==> flow/design.v <==
module alu (
  input [32-1:0] a, b, 
  input [6-1:0] s,
  output [32-1:0] y,
  output zero );
  assign y = s==6'b100000 ? a+b:
  			 s==6'b100010 ? a-b:
             s==6'b100100 ? a & b:
             s==6'b100101 ? a | b:
             s==6'b100110 ? a ^ b:
             s==6'b100111 ? ~ (a | b):
  			 s==6'b100001 ? a+b:
			 b;
  assign zero = (y == 32'b0);
endmodule
module rfile (
 input clk,
 input [5-1:0] a1, a2, a3,
 output [32-1:0] rd1, rd2,
 input [32-1:0] wd3,
 input we3);
	reg [32-1:0] rf[0:32-1];
	assign rd1 = |a1 == 0 ? 0: rf[a1];
	assign rd2 = |a2 == 0 ? 0: rf[a2];
	always @(posedge clk) 
		if(we3) rf[a3] <= wd3;
endmodule
module mipse(
input clk, rst_n,
input [32-1:0] instr,
input [32-1:0] readdata,
output reg [32-1:0] pc, 
output [32-1:0] aluresult,
output [32-1:0] writedata,
output memwrite);
wire [32-1:0] srca, srcb, result;
wire [6-1:0] opcode;
wire [5-1:0] shamt;
wire [6-1:0] func;
wire [5-1:0] rs, rd, rt, writereg;
wire [6-1:0] com;
wire [32-1:0] signimm;
wire [32-1:0] unsignimm;
wire [32-1:0] pcplus4;
wire regwrite;
wire sw_op, beq_op, bne_op, addi_op, lw_op, j_op, jal_op, jr_op, alu_op;
wire ori_op, lui_op;
wire slt_op, slti_op, sltiu_op;
wire zero;
wire addiu_op, sltu_op, bltz_op, bgez_op, blez_op, sll_op, movz_op, movz_en;
assign {opcode, rs, rt, rd, shamt, func} = instr;
assign signimm = {{16{instr[15]}},instr[15:0]};
assign unsignimm = {16'b0,instr[15:0]};
assign sw_op = (opcode == 6'b101011);
assign lw_op = (opcode == 6'b100011);
assign alu_op = (opcode == 6'b000000) & (func[5:3] == 3'b100);
assign addi_op = (opcode == 6'b001000);
assign addiu_op = (opcode == 6'b001001);
assign slti_op = (opcode == 6'b001010);
assign sltiu_op = (opcode == 6'b001011);
assign ori_op = (opcode == 6'b001101);
assign lui_op = (opcode == 6'b001111);
assign beq_op = (opcode == 6'b000100);
assign bne_op = (opcode == 6'b000101);
assign j_op = (opcode == 6'b000010);
assign jal_op = (opcode == 6'b000011);
assign jr_op = (opcode == 6'b000000) & (func == 6'b001000);
assign slt_op = (opcode == 6'b000000) & (func == 6'b101010);
assign sltu_op = (opcode == 6'b000000) & (func == 6'b101001);
assign memwrite = sw_op;
assign bltz_op = (opcode == 6'b000001) & (rt == 5'b00000);
assign bgez_op = (opcode == 6'b000001) & (rt == 5'b00001);
assign blez_op = (opcode == 6'b000110);
assign sll_op = (opcode == 6'b000000) & (func == 6'b000000);
assign movz_op = (opcode == 6'b000000) & (func == 6'b010000);
assign srcb = (addi_op | lw_op | sw_op | slti_op) ? signimm : 
				lui_op ? {instr[15:0], 16'b0}:
				(ori_op | addiu_op | sltiu_op) ? unsignimm : 
								writedata;
assign com = (addi_op | addiu_op | lw_op | sw_op) ? 6'b100000: 
			ori_op ? 6'b100101:
			lui_op ? 6'b000001:
			(beq_op | bne_op | slt_op | sltu_op | slti_op | sltiu_op ) ? 6'b100010: func;
assign movz_en = movz_op & (writedata == 0);
assign result = slt_op | sltu_op | slti_op | sltiu_op ? {31'b0,aluresult[31]} :
		movz_en ?  srca:
		sll_op ? (writedata << shamt) :
		jal_op ? pcplus4:
		lw_op  ? readdata :
		aluresult;
assign regwrite = lw_op | alu_op | addi_op | addiu_op | jal_op | slt_op | sltu_op | slti_op | sltiu_op | sll_op | movz_en | ori_op | lui_op;
assign writereg = jal_op ? 5'b11111: alu_op | slt_op | sltu_op | sll_op | movz_en ? rd : rt;
alu alu_1(.a(srca), .b(srcb), .s(com), .y(aluresult), .zero(zero));
rfile rfile_1(.clk(clk), .rd1(srca), .a1(rs), .rd2(writedata), .a2(rt), 
	.wd3(result), .a3(writereg), .we3(regwrite));
assign pcplus4 = pc+4;
always @(posedge clk or negedge rst_n) 
begin 
   if(!rst_n) pc <= 0;
   else if (j_op | jal_op) 
   	 pc	<= {pc[31:28],instr[25:0],2'b0};
   else if (jr_op) 
   	 pc	<= srca;
   else if ((beq_op & zero) | (bne_op & !zero))
     pc <= pcplus4 +{signimm[29:0],2'b0} ;
	else if ((bltz_op & (srca < 0)) | (blez_op & (srca <= 0)) | (bgez_op & (srca > 0)))
     pc <= pcplus4 +{signimm[29:0],2'b0} ;
   else 
     pc <= pcplus4;
end
endmodule
* From RTL to reports: mipse
The steps from the RTL of mipse to its reports follow in flow order.
Line numbers count from 1 in the design file above.
A cell with -- has no value.
- Top module :: mipse
- Clock input :: clk
- Library :: sky130hd
- Corner :: tt_025C_1v80

* Word-level counts
Counts by Yosys on the flattened word-level netlist (proc, flatten, opt, wreduce; memories kept). Register bits leave out memories and registers merged into their read ports (data or address); mux counts leave out enables and synchronous resets folded into registers. Print and check cells are left out. Cells with the same type and inputs are merged into one.
Memory sizes are those after Yosys's memory passes, which may raise the word count (mostly to a power of two), join words into wider ones and drop unused or constant bits.
- $add $sub $neg :: 4
- Multipliers :: 0
- Div/mod/pow operators :: 0
- $lt $le $gt $ge :: 3
- Equality and inequality tests :: 27
- Shift-type cells :: 1
- Muxes and demuxes :: 30
- Bitwise logic cells :: 54
- Reduce/logical cells :: 10
** Operator list (number)
- 2-to-1 mux 32 bit :: 21
- logical NOT 32 bit :: 4
- == test 6 bit (second input constant) :: 11
- adder 32 bit :: 2
- == test 6 x 4 -> 1 bit (second input constant) :: 7
- bitwise OR 1 bit :: 36
- greater-than comparator 32 x 1 -> 1 bit (second input constant) :: 1
- less-or-equal comparator 32 x 1 -> 1 bit (second input constant) :: 1
- < comparator 32 x 1 -> 1 bit (second input constant) :: 1
- adder 32 x 3 -> 32 bit (second input constant) :: 1
- subtractor 32 bit :: 1
- bitwise AND 32 bit :: 1
- bitwise OR 32 bit :: 1
- XOR 32 bit :: 1
- left shift 32 x 5 -> 32 bit :: 1
- NOT 32 bit :: 1
- 2-to-1 mux 28 bit :: 1
- 2-to-1 mux 6 bit :: 4
- == test 6 x 3 -> 1 bit (second input constant) :: 3
- 2-to-1 mux 5 bit :: 3
- bitwise AND 1 bit :: 14
- == test 6 x 2 -> 1 bit (second input constant) :: 2
- logical NOT 6 bit :: 2
- OR reduction 5 bit :: 2
- == test 6 x 1 -> 1 bit (second input constant) :: 1
- == test 6 x 5 -> 1 bit (second input constant) :: 1
- == test 5 x 1 -> 1 bit (second input constant) :: 1
- logical NOT 5 bit :: 1
Other operator kinds: 3; their cells: 3.
- Register bits after elaboration :: 32
- Bits in latches :: 0
- Memory bits (writable) :: 1024
- ROM bits :: 0
- Clocked read ports x word width :: 0
- Memories :: 1
- Input bits :: 66
** Memories
- rfile_1.rf :: words 32, width 32, read ports 2, write ports 1, line 22 : reg [32-1:0] rf[0:32-1];

* Depth
Depth = most cells in a row (Yosys ltp): at word level without a register or memory, in the mapped netlist without a sequential cell, where the memories' decode and read muxes count.
- Depth in word-level cells :: 25
- ABC_AREA :: 0
- Depth in mapped cells :: 36
- Gate-level depth less buffers :: 26

* After synthesis
The flow's flattened synthesis, as Yosys stat reports it; memories are mapped. The netlist is that of the ABC_AREA named above (0 if unset); the other value can give another one.
** Cells by type (number)
- sky130_fd_sc_hd__edfxtp_1 :: 1024
- sky130_fd_sc_hd__mux4_2 :: 431
- sky130_fd_sc_hd__mux2i_1 :: 334
- sky130_fd_sc_hd__nor2_1 :: 299
- sky130_fd_sc_hd__a21oi_1 :: 217
- sky130_fd_sc_hd__ha_1 :: 87
- sky130_fd_sc_hd__nand2_1 :: 290
- sky130_fd_sc_hd__a22oi_1 :: 137
- sky130_fd_sc_hd__dfrtp_1 :: 32
- sky130_fd_sc_hd__o21ai_0 :: 158
- sky130_fd_sc_hd__xnor2_1 :: 76
- sky130_fd_sc_hd__clkbuf_1 :: 167
- sky130_fd_sc_hd__nand3_1 :: 112
- sky130_fd_sc_hd__o211ai_1 :: 63
- sky130_fd_sc_hd__inv_1 :: 123
- sky130_fd_sc_hd__mux2_2 :: 34
- sky130_fd_sc_hd__a211oi_1 :: 49
- sky130_fd_sc_hd__buf_6 :: 31
Other cell types: 94; their cells: 882.
- Standard cells after synthesis :: 4546
- Synthesis area :: 61189.9 um^2
- Area of sequential cells :: 31550.3 um^2
- Flip-flop cells :: 1056
- Buffer cells :: 308
The figures by module come from a second, unflattened synthesis with its own total; it is not the netlist above.
- Cell total of the unflattened synthesis :: 4497
- Area (unflattened synthesis) :: 61276.3 um^2
Each row is one instance without its submodules.
** By module
- rfile :: times used 1, cells 2400, area 46960.0 um^2, sequential area 30749.5 um^2
- mipse :: times used 1, cells 1000, area 7464.7 um^2, sequential area 800.8 um^2
- alu :: times used 1, cells 1097, area 6851.6 um^2, sequential area 0.0 um^2

* Path before layout
Path of least setup slack by OpenSTA after synthesis, without wires, with an ideal clock, recovery checks aside; 20% of the period is set as input and as output delay. Where synthesis merged equal registers, the netlist keeps one of their names.
- Kind :: input -> output
- From :: input instr[21]
- To :: output aluresult[27]
- Clock period :: 10.0 ns
- Input delay :: 2.000 ns
- Time at the first pin :: 2.000 ns
- Data arrival time :: 8.410 ns
- Data required time :: 8.000 ns
- Path slack :: -0.410 ns
- Delay of the path :: 6.410 ns
- Stages :: 28
- Path buffers :: 11
- Period reached after synthesis :: 10.41 ns
"delay of the path" is the arrival time less input delay plus setup time.
At an output port there is no setup time.
"stages": output pins that drive a net of the path, with the launching flip-flop's if there is one; two outputs of one cell count as two.
"period reached after synthesis" is the clock period less the worst setup slack; recovery checks do not enter. This is arithmetic on one report: input and output delays are still those of the set period (20% each).
The rows between start and end are the longest chain of elaborated cells between them; the timing report does not say that the signal goes this way. Where chains are equally long, one stands for them.
Each line given opens the expression or statement behind the cell; cells for indexed reads and writes are added by Yosys, which also makes memories of some case tables.
- Path through :: sky130_fd_sc_hd__buf_6 sky130_fd_sc_hd__buf_8 sky130_fd_sc_hd__buf_6 sky130_fd_sc_hd__buf_6 sky130_fd_sc_hd__buf_6 sky130_fd_sc_hd__buf_4 sky130_fd_sc_hd__buf_6 sky130_fd_sc_hd__buf_4 sky130_fd_sc_hd__buf_2 sky130_fd_sc_hd__buf_1 sky130_fd_sc_hd__mux4_2 sky130_fd_sc_hd__mux4_2 sky130_fd_sc_hd__mux2_2 sky130_fd_sc_hd__nand2_1 sky130_fd_sc_hd__inv_1 sky130_fd_sc_hd__ha_1 sky130_fd_sc_hd__clkbuf_1 sky130_fd_sc_hd__nor2_1 sky130_fd_sc_hd__a21boi_0 sky130_fd_sc_hd__o221ai_1 sky130_fd_sc_hd__o21ai_0 sky130_fd_sc_hd__o21ai_0 sky130_fd_sc_hd__a31oi_1 sky130_fd_sc_hd__o21ai_1 sky130_fd_sc_hd__a311o_1 sky130_fd_sc_hd__a21o_1 sky130_fd_sc_hd__xnor2_1 sky130_fd_sc_hd__a211oi_1
- Cells in the longest elaborated chain :: 11
** Ends and longest elaborated chain, after synthesis
- start, declared :: line 30 : input [32-1:0] instr,
- OR reduction 5 bit :: line 23 : assign rd1 = |a1 == 0 ? 0: rf[a1];
- logical NOT 32 bit :: line 23
- 2-to-1 mux 32 bit :: line 23
- adder 32 bit :: line 12 : s==6'b100001 ? a+b:
- 2-to-1 mux 32 bit :: line 12
- 2-to-1 mux 32 bit :: line 11 : s==6'b100111 ? ~ (a | b):
- 2-to-1 mux 32 bit :: line 10 : s==6'b100110 ? a ^ b:
- 2-to-1 mux 32 bit :: line 9 : s==6'b100101 ? a | b:
- 2-to-1 mux 32 bit :: line 8 : s==6'b100100 ? a & b:
- 2-to-1 mux 32 bit :: line 7 : s==6'b100010 ? a-b:
- 2-to-1 mux 32 bit :: line 6 : assign y = s==6'b100000 ? a+b:
- end, declared :: line 33 : output [32-1:0] aluresult,

* Timing after layout
Path of least setup slack in the final report of flow run 1 (OpenROAD, finished layout, wires in). Where an end is a register, its clock arrival counts in the times.
- Kind :: input -> output
- From :: input instr[24]
- To :: output aluresult[31]
- Clock period :: 10.2 ns
- Input delay :: 2.04 ns
- Time at the first pin :: 2.04 ns
- Data arrival time :: 8.14 ns
- Data required time :: 8.16 ns
- Path slack :: 0.02 ns
- Stages :: 24
- Path buffers :: 6
The rows between start and end are the longest chain of elaborated cells between them; the timing report does not say that the signal goes this way. Where chains are equally long, one stands for them.
- Path through :: sky130_fd_sc_hd__buf_2 sky130_fd_sc_hd__clkinv_2 sky130_fd_sc_hd__mux4_2 sky130_fd_sc_hd__mux2i_1 sky130_fd_sc_hd__buf_4 sky130_fd_sc_hd__nor2_1 sky130_fd_sc_hd__ha_1 sky130_fd_sc_hd__and3_1 sky130_fd_sc_hd__a41o_1 sky130_fd_sc_hd__a31oi_1 sky130_fd_sc_hd__buf_4 sky130_fd_sc_hd__a21oi_1 sky130_fd_sc_hd__o311ai_1 sky130_fd_sc_hd__o211a_1 sky130_fd_sc_hd__a211oi_1 sky130_fd_sc_hd__buf_4 sky130_fd_sc_hd__o21ai_1 sky130_fd_sc_hd__o21a_1 sky130_fd_sc_hd__o211ai_1 sky130_fd_sc_hd__xor2_1 sky130_fd_sc_hd__a21oi_2 sky130_fd_sc_hd__buf_4 sky130_fd_sc_hd__inv_1 sky130_fd_sc_hd__clkdlybuf4s50_1
- Cells in the longest elaborated chain :: 11
** Ends and longest elaborated chain, post-layout
- start, declared :: line 30 : input [32-1:0] instr,
- OR reduction 5 bit :: line 23 : assign rd1 = |a1 == 0 ? 0: rf[a1];
- logical NOT 32 bit :: line 23
- 2-to-1 mux 32 bit :: line 23
- adder 32 bit :: line 12 : s==6'b100001 ? a+b:
- 2-to-1 mux 32 bit :: line 12
- 2-to-1 mux 32 bit :: line 11 : s==6'b100111 ? ~ (a | b):
- 2-to-1 mux 32 bit :: line 10 : s==6'b100110 ? a ^ b:
- 2-to-1 mux 32 bit :: line 9 : s==6'b100101 ? a | b:
- 2-to-1 mux 32 bit :: line 8 : s==6'b100100 ? a & b:
- 2-to-1 mux 32 bit :: line 7 : s==6'b100010 ? a-b:
- 2-to-1 mux 32 bit :: line 6 : assign y = s==6'b100000 ? a+b:
- end, declared :: line 33 : output [32-1:0] aluresult,

# Flow runs of mipse

Top module mipse; platform sky130hd; tools Yosys and OpenROAD; 3 stored runs in no particular order. Input and output delays are each 20% of the period that was set; the output load is 0.01 pF.
"achieved clock period" = clock period - worst setup slack. The figure is calculated, with input and output delays left at 20% of the set period.
"critical path time" is the time allowed to the run's worst setup path (the clock period less input and output delay, where it has them) less its slack. Clock arrival times count: a late capture clock shortens it, a late launch clock lengthens it.
"power" rests on the timing tool's default activity at the inputs, not on a simulated workload.

** Flow run 1
- Settings :: period_ns=10.2; CAP_MARGIN=20; CORE_MARGIN=2; CORE_UTILIZATION=40; SLEW_MARGIN=20
- Die footprint :: 156120.0 um^2
- Post-route utilization :: 47.6%
- Power :: 13075 uW
- Worst setup slack after layout :: 0.024 ns
- Critical path time :: 6.10 ns
- Worst setup path kind :: input -> output
- Worst hold slack in the final report :: 0.651 ns
- Post-synthesis cell area :: 61189.9 um^2
- Standard-cell area after routing :: 72303.1 um^2
- Sum of negative setup slack :: 0.000 ns
- Achieved clock period :: 10.176 ns

** Flow run 2
- Settings :: ABC_AREA=1; CAP_MARGIN=5; CELL_PAD_IN_SITES_DETAIL_PLACEMENT=0; CELL_PAD_IN_SITES_GLOBAL_PLACEMENT=1; CORE_ASPECT_RATIO=0.62; CORE_UTILIZATION=63; CTS_CLUSTER_DIAMETER=360; CTS_CLUSTER_SIZE=53; GPL_ROUTABILITY_DRIVEN=1; GPL_TIMING_DRIVEN=0; HOLD_SLACK_MARGIN=0.01; MAX_ROUTING_LAYER=met5; MIN_ROUTING_LAYER=met1; PLACE_DENSITY_LB_ADDON=0.03; SETUP_SLACK_MARGIN=-0.57; SLEW_MARGIN=15; TNS_END_PERCENT=55; period_ns=12.3; CORE_MARGIN=2
- Outcome :: unfinished; error FLW-0024 in placement

** Flow run 3
- Settings :: ABC_AREA=0; CAP_MARGIN=5; CELL_PAD_IN_SITES_DETAIL_PLACEMENT=1; CELL_PAD_IN_SITES_GLOBAL_PLACEMENT=1; CORE_ASPECT_RATIO=0.62; CORE_UTILIZATION=45; CTS_CLUSTER_DIAMETER=360; CTS_CLUSTER_SIZE=53; GPL_ROUTABILITY_DRIVEN=0; GPL_TIMING_DRIVEN=0; MAX_ROUTING_LAYER=met4; MIN_ROUTING_LAYER=met2; PLACE_DENSITY_LB_ADDON=0.03; SETUP_SLACK_MARGIN=3.47; SLEW_MARGIN=15; TNS_END_PERCENT=5; period_ns=11.6; CORE_MARGIN=2
- Outcome :: unfinished; error GRT-0116 in routing
